==> flow/design.v <==
module Decoder (
input  wire [1:0] IN ,
output reg  [3:0] OUT
);
always @(*)
  begin
  OUT = 4'b0000 ;
    case (IN)
     2'b00 : OUT = 4'b0001 ;
     2'b01 : OUT = 4'b0010 ;          
     2'b10 : OUT = 4'b0100 ;     
     2'b11 : OUT = 4'b1000 ;     
   endcase
 end 
 endmodule
module ARITHMETIC_UNIT 
#( parameter IN_DATA_WIDTH = 16,
             OUT_DATA_WIDTH = 16
)
(
input  wire [IN_DATA_WIDTH-1:0]   A   ,
input  wire [IN_DATA_WIDTH-1:0]   B   ,
input  wire [1:0]                 ALU_FUNC ,
input  wire                       CLK ,
input  wire                       Arith_enable ,
output reg                        Carry_OUT,
output reg [OUT_DATA_WIDTH-1:0]   Arith_OUT,
output reg                        Arith_Flag
);
reg [OUT_DATA_WIDTH-1:0]  Arith_OUT_comb  ;
reg                       Arith_Flag_comb ;
wire                      Carry_OUT_comb  ;
always @ (posedge CLK)
 begin 
   Arith_OUT <= Arith_OUT_comb ;
   Carry_OUT <= Carry_OUT_comb ;
   Arith_Flag <= Arith_Flag_comb ;
	end
always @ (*)
 begin 
    Arith_OUT_comb = 1'b0 ;
    Arith_Flag_comb = 1'b0 ;
	if(Arith_enable)
      case (ALU_FUNC)
      2'b00 : begin
              Arith_OUT_comb = A + B ;
              Arith_Flag_comb = 1'b1 ;              
		      end
      2'b01 : begin
              Arith_OUT_comb = A - B ;
              Arith_Flag_comb = 1'b1 ;           
		      end
      2'b10 : begin
              Arith_OUT_comb = A * B ;
              Arith_Flag_comb = 1'b1 ;           
		      end
      2'b11 : begin
              Arith_OUT_comb = (B == 0) ? {IN_DATA_WIDTH{1'b1}} : A / B ;   
              Arith_Flag_comb = 1'b1 ;           
		      end
      endcase
	else
	 begin
      Arith_OUT_comb = 'b0 ;
      Arith_Flag_comb = 1'b0 ;
     end
 end
assign Carry_OUT_comb = Arith_OUT_comb [IN_DATA_WIDTH] ;
 endmodule
module LOGIC_UNIT 
#( parameter IN_DATA_WIDTH = 16 ,
             OUT_DATA_WIDTH = 16
)
(
input  wire [IN_DATA_WIDTH-1:0]  A   ,
input  wire [IN_DATA_WIDTH-1:0]  B   ,
input  wire [1:0]                ALU_FUNC ,
input  wire                      CLK ,
input  wire                      Logic_enable ,
output reg [OUT_DATA_WIDTH-1:0]  Logic_OUT,
output reg                       Logic_Flag
);
reg [OUT_DATA_WIDTH-1:0]  Logic_OUT_comb  ;
reg                       Logic_Flag_comb ;
always @ (posedge CLK)
 begin 
   Logic_OUT  <= Logic_OUT_comb ;
   Logic_Flag <= Logic_Flag_comb ;
	end
always @ (*)
 begin 
    Logic_OUT_comb = 1'b0 ;
    Logic_Flag_comb = 1'b0 ;
	if(Logic_enable)
      case (ALU_FUNC)
      2'b00 : begin
              Logic_OUT_comb = A & B ;
              Logic_Flag_comb = 1'b1 ;              
		      end
      2'b01 : begin
              Logic_OUT_comb = A | B ;
              Logic_Flag_comb = 1'b1 ;           
		      end
      2'b10 : begin
              Logic_OUT_comb = ~(A & B) ;
              Logic_Flag_comb = 1'b1 ;           
		      end
      2'b11 : begin
              Logic_OUT_comb = ~(A | B) ;
              Logic_Flag_comb = 1'b1 ;           
		      end
      endcase
	else
	 begin
      Logic_OUT_comb = 1'b0 ;
      Logic_Flag_comb = 1'b0 ;
     end
 end
 endmodule
module SHIFT_UNIT 
#( parameter IN_DATA_WIDTH = 16 ,
             OUT_DATA_WIDTH = 16
)
(
input  wire [IN_DATA_WIDTH-1:0]  A   ,
input  wire [IN_DATA_WIDTH-1:0]  B   ,
input  wire [1:0]                ALU_FUNC ,
input  wire                      CLK ,
input  wire                      Shift_enable ,
output reg  [OUT_DATA_WIDTH-1:0] Shift_OUT,
output reg                       Shift_Flag
);
reg [OUT_DATA_WIDTH-1:0]  Shift_OUT_comb  ;
reg                       Shift_Flag_comb ;
always @ (posedge CLK)
 begin 
   Shift_OUT  <= Shift_OUT_comb ;
   Shift_Flag <= Shift_Flag_comb ;
	end
always @ (*)
 begin 
    Shift_OUT_comb = 1'b0 ;
    Shift_Flag_comb = 1'b0 ;
	if(Shift_enable)
      case (ALU_FUNC)
      2'b00 : begin
              Shift_OUT_comb = A >> 1  ;
              Shift_Flag_comb = 1'b1 ;              
		      end
      2'b01 : begin
              Shift_OUT_comb = A << 1 ;
              Shift_Flag_comb = 1'b1 ;           
		      end
      2'b10 : begin
              Shift_OUT_comb = B >> 1 ;
              Shift_Flag_comb = 1'b1 ;           
		      end
      2'b11 : begin
              Shift_OUT_comb = B << 1 ;
              Shift_Flag_comb = 1'b1 ;           
		      end
      endcase
	else
	 begin
      Shift_OUT_comb = 1'b0 ;
      Shift_Flag_comb = 1'b0 ;
     end
 end
 endmodule
module CMP_UNIT 
#( parameter IN_DATA_WIDTH  = 16,
             OUT_DATA_WIDTH = 16
)
(
input  wire [IN_DATA_WIDTH-1:0]   A   ,
input  wire [IN_DATA_WIDTH-1:0]   B   ,
input  wire [1:0]                 ALU_FUNC ,
input  wire                       CLK ,
input  wire                       CMP_enable ,
output reg  [OUT_DATA_WIDTH-1:0]  CMP_OUT ,
output reg                        CMP_Flag
);
reg [OUT_DATA_WIDTH-1:0]  CMP_OUT_comb  ;
reg                       CMP_Flag_comb ;
always @ (posedge CLK)
 begin 
   CMP_OUT  <= CMP_OUT_comb ;
   CMP_Flag <= CMP_Flag_comb ;
	end
always @ (*)
 begin 
    CMP_OUT_comb = 1'b0 ;
    CMP_Flag_comb = 1'b0 ;
	if(CMP_enable)
      case (ALU_FUNC)
      2'b00 : begin
              CMP_OUT_comb = 'b0  ;
              CMP_Flag_comb = 1'b1 ;              
		      end
      2'b01 : begin
              CMP_Flag_comb = 1'b1 ;  
              if (A==B)
                CMP_OUT_comb = 'b1;
              else
                CMP_OUT_comb = 'b0;			  
		      end
      2'b10 : begin
              CMP_Flag_comb = 1'b1 ;  
              if (A>B)
                CMP_OUT_comb = 'b10;
              else
                CMP_OUT_comb = 'b0;			  
		      end
      2'b11 : begin
              CMP_Flag_comb = 1'b1 ; 
              if (A<B)
                CMP_OUT_comb = 'b11;
              else
                CMP_OUT_comb = 'b0;			  
		      end
      endcase
	else
	 begin
      CMP_OUT_comb = 'b0 ;
      CMP_Flag_comb = 1'b0 ;
     end
 end
 endmodule
module ALU_TOP 
#( parameter OP_DATA_WIDTH = 16 ,
             Arith_OUT_WIDTH = OP_DATA_WIDTH + OP_DATA_WIDTH ,            
             Logic_OUT_WIDTH = OP_DATA_WIDTH ,
             Shift_OUT_WIDTH = OP_DATA_WIDTH ,
             CMP_OUT_WIDTH = 3 
)
(
input  wire [OP_DATA_WIDTH-1:0]    A   ,
input  wire [OP_DATA_WIDTH-1:0]    B   ,
input  wire [3:0]                  ALU_FUNC ,
input  wire                        CLK ,
output wire [Arith_OUT_WIDTH-1:0]  Arith_OUT,
output wire                        Carry_OUT,
output wire                        Arith_Flag,
output wire [Logic_OUT_WIDTH-1:0]  Logic_OUT,
output wire                        Logic_Flag,
output wire [Shift_OUT_WIDTH-1:0]  Shift_OUT,
output wire                        Shift_Flag,
output wire [CMP_OUT_WIDTH-1:0]    CMP_OUT,
output wire                        CMP_Flag
);
wire                  CMP_enable ;
wire                  Shift_enable ;
wire                  Logic_enable ;
wire                  Arith_enable ;
Decoder U0 (
.IN(ALU_FUNC[3:2]),
.OUT({Shift_enable,CMP_enable,Logic_enable,Arith_enable})
);
ARITHMETIC_UNIT # ( .IN_DATA_WIDTH(OP_DATA_WIDTH), .OUT_DATA_WIDTH(Arith_OUT_WIDTH)) U0_ARITHMETIC_UNIT (
.A(A),
.B(B),
.ALU_FUNC(ALU_FUNC[1:0]),
.CLK(CLK),
.Arith_enable(Arith_enable),
.Arith_OUT(Arith_OUT),
.Carry_OUT(Carry_OUT),
.Arith_Flag(Arith_Flag)
);
LOGIC_UNIT # ( .IN_DATA_WIDTH(OP_DATA_WIDTH), .OUT_DATA_WIDTH(Logic_OUT_WIDTH)) U0_LOGIC_UNIT (
.A(A),
.B(B),
.ALU_FUNC(ALU_FUNC[1:0]),
.CLK(CLK),
.Logic_enable(Logic_enable),
.Logic_OUT(Logic_OUT),
.Logic_Flag(Logic_Flag)
);
SHIFT_UNIT # ( .IN_DATA_WIDTH(OP_DATA_WIDTH), .OUT_DATA_WIDTH(Shift_OUT_WIDTH)) U0_SHIFT_UNIT (
.A(A),
.B(B),
.ALU_FUNC(ALU_FUNC[1:0]),
.CLK(CLK),
.Shift_enable(Shift_enable),
.Shift_OUT(Shift_OUT),
.Shift_Flag(Shift_Flag)
);
CMP_UNIT # ( .IN_DATA_WIDTH(OP_DATA_WIDTH), .OUT_DATA_WIDTH(CMP_OUT_WIDTH)) U0_CMP_UNIT (
.A(A),
.B(B),
.ALU_FUNC(ALU_FUNC[1:0]),
.CLK(CLK),
.CMP_enable(CMP_enable),
.CMP_OUT(CMP_OUT),
.CMP_Flag(CMP_Flag)
);
endmodule
## From RTL to reports: ALU_TOP

The steps from the RTL of ALU_TOP to its reports follow in flow order.
Lines are those of the file above, counted from 1.
Operators: Yosys type, input widths -> output width; for muxes data width and select width s.
Cell names lack the library's common part.
Not given: n/a

| set-up | value |
|---|---|
| design top | ALU_TOP |
| clock input | CLK |
| library | sky130hd |
| timing corner | tt_025C_1v80 |

## Elaborated design

Source: Yosys, flattened and elaborated, memories not mapped. Widths are those after wreduce. Registers that Yosys merges into a memory's read port (data or address) are not register bits. Print and check cells do not count.

| bit counts | value |
|---|---|
| word width x clocked read ports | 0 |
| memory cells | 0 |
| bits in latches | 0 |
| RAM bits | 0 |
| output and inout port bits | 72 |
| bits in registers | 72 |
| input port bits | 37 |
| elaborated cells | 42 |
| memory bits (read-only) | 0 |

| cells by class | value |
|---|---|
| reductions and logical operators | 4 |
| order comparisons | 2 |
| shift operators | 0 |
| bitwise gates (word level) | 4 |
| multiply operators | 1 |
| add/sub/neg operators | 2 |
| eq/ne operators | 7 |
| div/mod/pow operators | 1 |
| multiplexer cells | 11 |

Operators by type and width:

| cell | count |
|---|---|
| $div 16x16->32 | 1 |
| $mul 16x16->32 | 1 |
| $pmux 32 s4 | 1 |
| $pmux 16 s4 | 2 |
| $not 16->16 | 2 |
| $mux 32 | 1 |
| $add 16x16->17 | 1 |
| $sub 16x16->17 | 1 |
| $mux 17 | 1 |
| $gt 16x16->1 | 1 |
| $lt 16x16->1 | 1 |
| $eq 16x16->1 | 1 |
| $and 16x16->16 | 1 |
| $or 16x16->16 | 1 |
| $logic_not 16->1 | 1 |
| $pmux 4 s4 | 1 |
| $pmux 3 s4 | 1 |
| $eq 2x2->1 const B | 4 |
| $eq 2x1->1 const B | 2 |
| $logic_not 2->1 | 2 |
| $reduce_or 4->1 | 1 |
| $mux 2 | 2 |
| $mux 1 | 2 |

## Logic depth

Depth = most cells in a row (Yosys ltp): at word level without a register or memory, in the mapped netlist without a sequential cell, where the memories' decode and read muxes count.

| depth | value |
|---|---|
| depth in word-level cells | 4 |
| ABC_AREA | 0 |
| depth in mapped cells | 471 |
| mapped depth without buffers | 434 |

## Synthesis result

The flow's flattened synthesis, as Yosys stat reports it; memories are mapped. The netlist is that of the ABC_AREA named above (0 if unset); the other value can give another one.

Cells by type:

| cell type | count | area in all (um^2) |
|---|---|---|
| ha_1 | 546 | 6.83E+03 |
| fa_1 | 196 | 3.92E+03 |
| nor2_1 | 525 | 1970.64 |
| nand2_1 | 422 | 1.58E+03 |
| o21a_1 | 193 | 1448.89 |
| dfxtp_1 | 70 | 1.4E+03 |
| a21oi_1 | 277 | 1386.33 |
| xnor2_1 | 157 | 1.38E+03 |
| inv_1 | 343 | 1.29E+03 |
| nor3_1 | 235 | 1.18E+03 |
| o31ai_1 | 113 | 848.314 |
| o21ai_0 | 166 | 830.797 |
| mux2_2 | 73 | 822.038 |
| a21o_1 | 101 | 758.227 |
| xor2_1 | 72 | 630.605 |
| mux2i_1 | 41 | 410.394 |
| clkbuf_1 | 97 | 364.099 |
| nor2b_1 | 55 | 344.08 |

Other cell types: 111; their cells: 847.

| synthesis totals | value |
|---|---|
| buffers | 161 |
| synthesis area | 0.0339138 mm^2 |
| cell count | 4529 |
| sequential area | 0.0014013 mm^2 |
| flip-flops | 70 |

By module: a second synthesis without flattening, with its own total; a netlist apart from the flattened one above.

| unflattened totals | value |
|---|---|
| cell total of the unflattened synthesis | 4623 |
| area total of the unflattened synthesis | 0.0348509 mm^2 |

Rows give one instance, submodules left out.

Modules:

| module | area (mm^2) | instances | seq. area (mm^2) | cells |
|---|---|---|---|---|
| ARITHMETIC_UNIT | 0.0328966 | 1 | 0.0006606 | 4434 |
| LOGIC_UNIT | 0.0007219 | 1 | 0.0003403 | 56 |
| SHIFT_UNIT | 0.0006469 | 1 | 0.0003403 | 55 |
| CMP_UNIT | 0.0005593 | 1 | 0.0000601 | 74 |
| Decoder | 0.0000263 | 1 | 0 | 4 |
| ALU_TOP | 0 | 1 | 0 | 0 |

## Path before layout

Path of least setup slack by OpenSTA after synthesis, without wires, with an ideal clock, recovery checks aside; 20% of the period is set as input and as output delay. Where synthesis merged equal registers, the netlist keeps one of their names.

| path after synthesis | value |
|---|---|
| kind | input -> register |
| from | input port B[1] |
| to | register U0_ARITHMETIC_UNIT.Arith_OUT[0] |
| required time | 104.868 ns |
| stages | 439 |
| path buffers | 48 |
| setup time | 0.132 ns |
| data arrival time | 111.190 ns |
| time at the first pin | 21.000 ns |
| external input delay | 21.000 ns |
| delay of the path | 90.322 ns |
| slack | -6.321 ns |
| clock period | 105.0 ns |
| synthesis period reached | 111.321 ns |

"delay of the path" = arrival - input delay + setup time.
"stages": output pins that drive a net of the path, with the launching flip-flop's if there is one; two outputs of one cell count as two.
"synthesis period reached" = period - worst setup slack (recovery checks aside). The figure is calculated, with input and output delays left at 20% of the set period.
The rows between start and end are the longest chain of elaborated cells between them; the timing report does not say that the signal goes this way. Where chains are equally long, one stands for them.
A line is the first line of the expression or statement that the cell stems from. Yosys adds cells for indexed reads and writes and turns some case tables into memories.

| between the ends, after synthesis | value |
|---|---|
| cell sequence | clkbuf_1 > clkinv_1 > ha_1 > o211ai_1 > nand2_1 > a311oi_1 > a21boi_2 > ha_1 > a21boi_0 > o21ai_2 > mux2_2 > ha_1 > nor3_1 > a211oi_1 > o21ai_2 > a21o_1 > ha_1 > a21o_1 > [403 not listed] > o21ai_0 > nand2b_1 > a21oi_1 > nor2b_1 > o21ai_0 > nand2b_1 > a21oi_1 > nor2b_1 > o21ai_0 > nand2b_1 > a21oi_1 > o21ai_0 > nand2_1 > o2111ai_1 > nor3_1 > nand4b_1 > nor3_1 > a221oi_2 |
| cells in the longest elaborated chain | 3 |
| elaborated cells between the ends (all ways) | 4 |
| RTL lines with such cells | 2 |
| classes of those cells | div: 1; mux: 2; reduce/logical: 1 |

RTL lines, path after synthesis:

| what | line | source |
|---|---|---|
| from (decl) | 238 | `input  wire [OP_DATA_WIDTH-1:0]    B   ,` |
| $div 16x16->32 | 58 | `Arith_OUT_comb = (B == 0) ? {IN_DATA_WIDTH{1'b1}} : A / B ;` |
| $mux 32 | 58 |  |
| $pmux 32 s4 | 44 | `case (ALU_FUNC)` |
| to (assign) | 35 | `Arith_OUT <= Arith_OUT_comb ;` |
| to (decl) | 27 | `output reg [OUT_DATA_WIDTH-1:0]   Arith_OUT,` |

## Worst path after layout

Path of least setup slack in the final report of record 2 (OpenROAD, finished layout, wires in). Where an end is a register, its clock arrival counts in the times.

| path after layout | value |
|---|---|
| kind | input -> register |
| from | input port B[9] |
| to | register U0_ARITHMETIC_UNIT.Arith_OUT[0] |
| time at the first pin | 20.40 ns |
| slack | 3.71 ns |
| required time | 102.26 ns |
| stages | 416 |
| data arrival time | 98.56 ns |
| external input delay | 20.40 ns |
| setup time | 0.13 ns |
| path buffers | 17 |
| clock period | 102.0 ns |

The rows between start and end are the longest chain of elaborated cells between them; the timing report does not say that the signal goes this way. Where chains are equally long, one stands for them.

| between the ends, after layout | value |
|---|---|
| cell sequence | dlymetal6s2s_1 > or4_4 > or4_4 > a311oi_1 > a21boi_2 > ha_1 > a21boi_2 > o21ai_2 > mux2_4 > ha_4 > nor2_1 > a21oi_1 > xnor2_1 > nor4_2 > a21o_1 > ha_1 > a21o_1 > a21oi_4 > [380 not listed] > o21ai_1 > nand2b_1 > a21oi_1 > nor2b_1 > o21ai_1 > nand2b_1 > a21oi_2 > nor2b_1 > o21ai_1 > nand2b_1 > a21oi_2 > o21ai_1 > nand2_1 > o2111ai_2 > nor3_2 > nand4b_1 > nor3_2 > a221oi_2 |
| cells in the longest elaborated chain | 3 |
| elaborated cells between the ends (all ways) | 4 |
| RTL lines with such cells | 2 |
| classes of those cells | div: 1; mux: 2; reduce/logical: 1 |

RTL lines, path after layout:

| what | line | source |
|---|---|---|
| from (decl) | 238 | `input  wire [OP_DATA_WIDTH-1:0]    B   ,` |
| $div 16x16->32 | 58 | `Arith_OUT_comb = (B == 0) ? {IN_DATA_WIDTH{1'b1}} : A / B ;` |
| $mux 32 | 58 |  |
| $pmux 32 s4 | 44 | `case (ALU_FUNC)` |
| to (assign) | 35 | `Arith_OUT <= Arith_OUT_comb ;` |
| to (decl) | 27 | `output reg [OUT_DATA_WIDTH-1:0]   Arith_OUT,` |

Wiki page: ALU_TOP / flow data

Design ALU_TOP on sky130hd. What follows are 5 stored runs of the flow, each under its own settings; their order means nothing. The constraints put input and output delay at 20% of the set period each and load the outputs with 0.01 pF.
"achieved period" is the run's clock period less its worst setup slack. It is reckoned from that one timing run; input and output delays stay at 20% of the period that was set.
"time used up by the worst setup path" is the time allowed to the run's worst setup path (the clock period less input and output delay, where it has them) less its slack. Clock arrival times count: a late capture clock shortens it, a late launch clock lengthens it.
A setting shown as n/a is not set for that run.
Results: n/a = not shown.

| setting or result | record 1 | record 2 | record 3 | record 4 | record 5 |
|---|---|---|---|---|---|
| CAP_MARGIN | 5 | 20 | 20 | 5 | 35 |
| CELL_PAD_IN_SITES_DETAIL_PLACEMENT | 1 | n/a | 2 | 1 | 1 |
| CELL_PAD_IN_SITES_GLOBAL_PLACEMENT | 3 | n/a | n/a | 3 | n/a |
| CORE_MARGIN | 7 | 2 | 6 | 7 | 2 |
| CORE_UTILIZATION | 56 | 40 | 40 | 56 | 56 |
| CTS_CLUSTER_DIAMETER | 66 | n/a | 129 | 66 | 66 |
| CTS_CLUSTER_SIZE | 77 | n/a | n/a | 54 | 73 |
| GPL_ROUTABILITY_DRIVEN | 1 | n/a | n/a | 1 | 0 |
| MAX_ROUTING_LAYER | met4 | n/a | n/a | met5 | met4 |
| MIN_ROUTING_LAYER | met1 | n/a | n/a | met1 | met1 |
| PLACE_DENSITY_LB_ADDON | 0.17 | n/a | n/a | n/a | 0.17 |
| SETUP_SLACK_MARGIN | 0.1 | n/a | n/a | 0.1 | 0.1 |
| TNS_END_PERCENT | 80 | n/a | n/a | 80 | 80 |
| period_ns | 100.0 | 102.0 | 105.0 | 100.0 | 100.0 |
| SLEW_MARGIN | 20 | 20 | 20 | 20 | 20 |
| CORE_ASPECT_RATIO | n/a | n/a | 1.53 | 0.6 | n/a |
| PLACE_DENSITY | n/a | n/a | 0.55 | 0.93 | n/a |
| ABC_AREA | n/a | n/a | n/a | 1 | n/a |
| HOLD_SLACK_MARGIN | n/a | n/a | n/a | n/a | 0.14 |
| setup slack of the worst path (ns) | n/a | 3.707 | n/a | n/a | n/a |
| synthesized cell area (mm^2) | n/a | 0.0339138 | n/a | n/a | n/a |
| time used up by the worst setup path (ns) | n/a | 77.89 | n/a | n/a | n/a |
| class of the worst setup path | n/a | input -> register | n/a | n/a | n/a |
| worst hold slack in the final report (ns) | n/a | 20.510 | n/a | n/a | n/a |
| die footprint (mm^2) | n/a | 0.0871283 | n/a | n/a | n/a |
| standard-cell area after routing (mm^2) | n/a | 0.0414035 | n/a | n/a | n/a |
| achieved period (ns) | n/a | 98.293 | n/a | n/a | n/a |
| sum of negative setup slack (ns) | n/a | 0.000 | n/a | n/a | n/a |
| utilization in the final report | n/a | 0.494 | n/a | n/a | n/a |

Record 1: did not finish, placement stopped with FLW-0024
Record 3: did not finish, routing stopped with GRT-0232
Record 4: did not finish, placement stopped with GPL-0301
Record 5: did not finish, clock tree synthesis stopped with DPL-0033
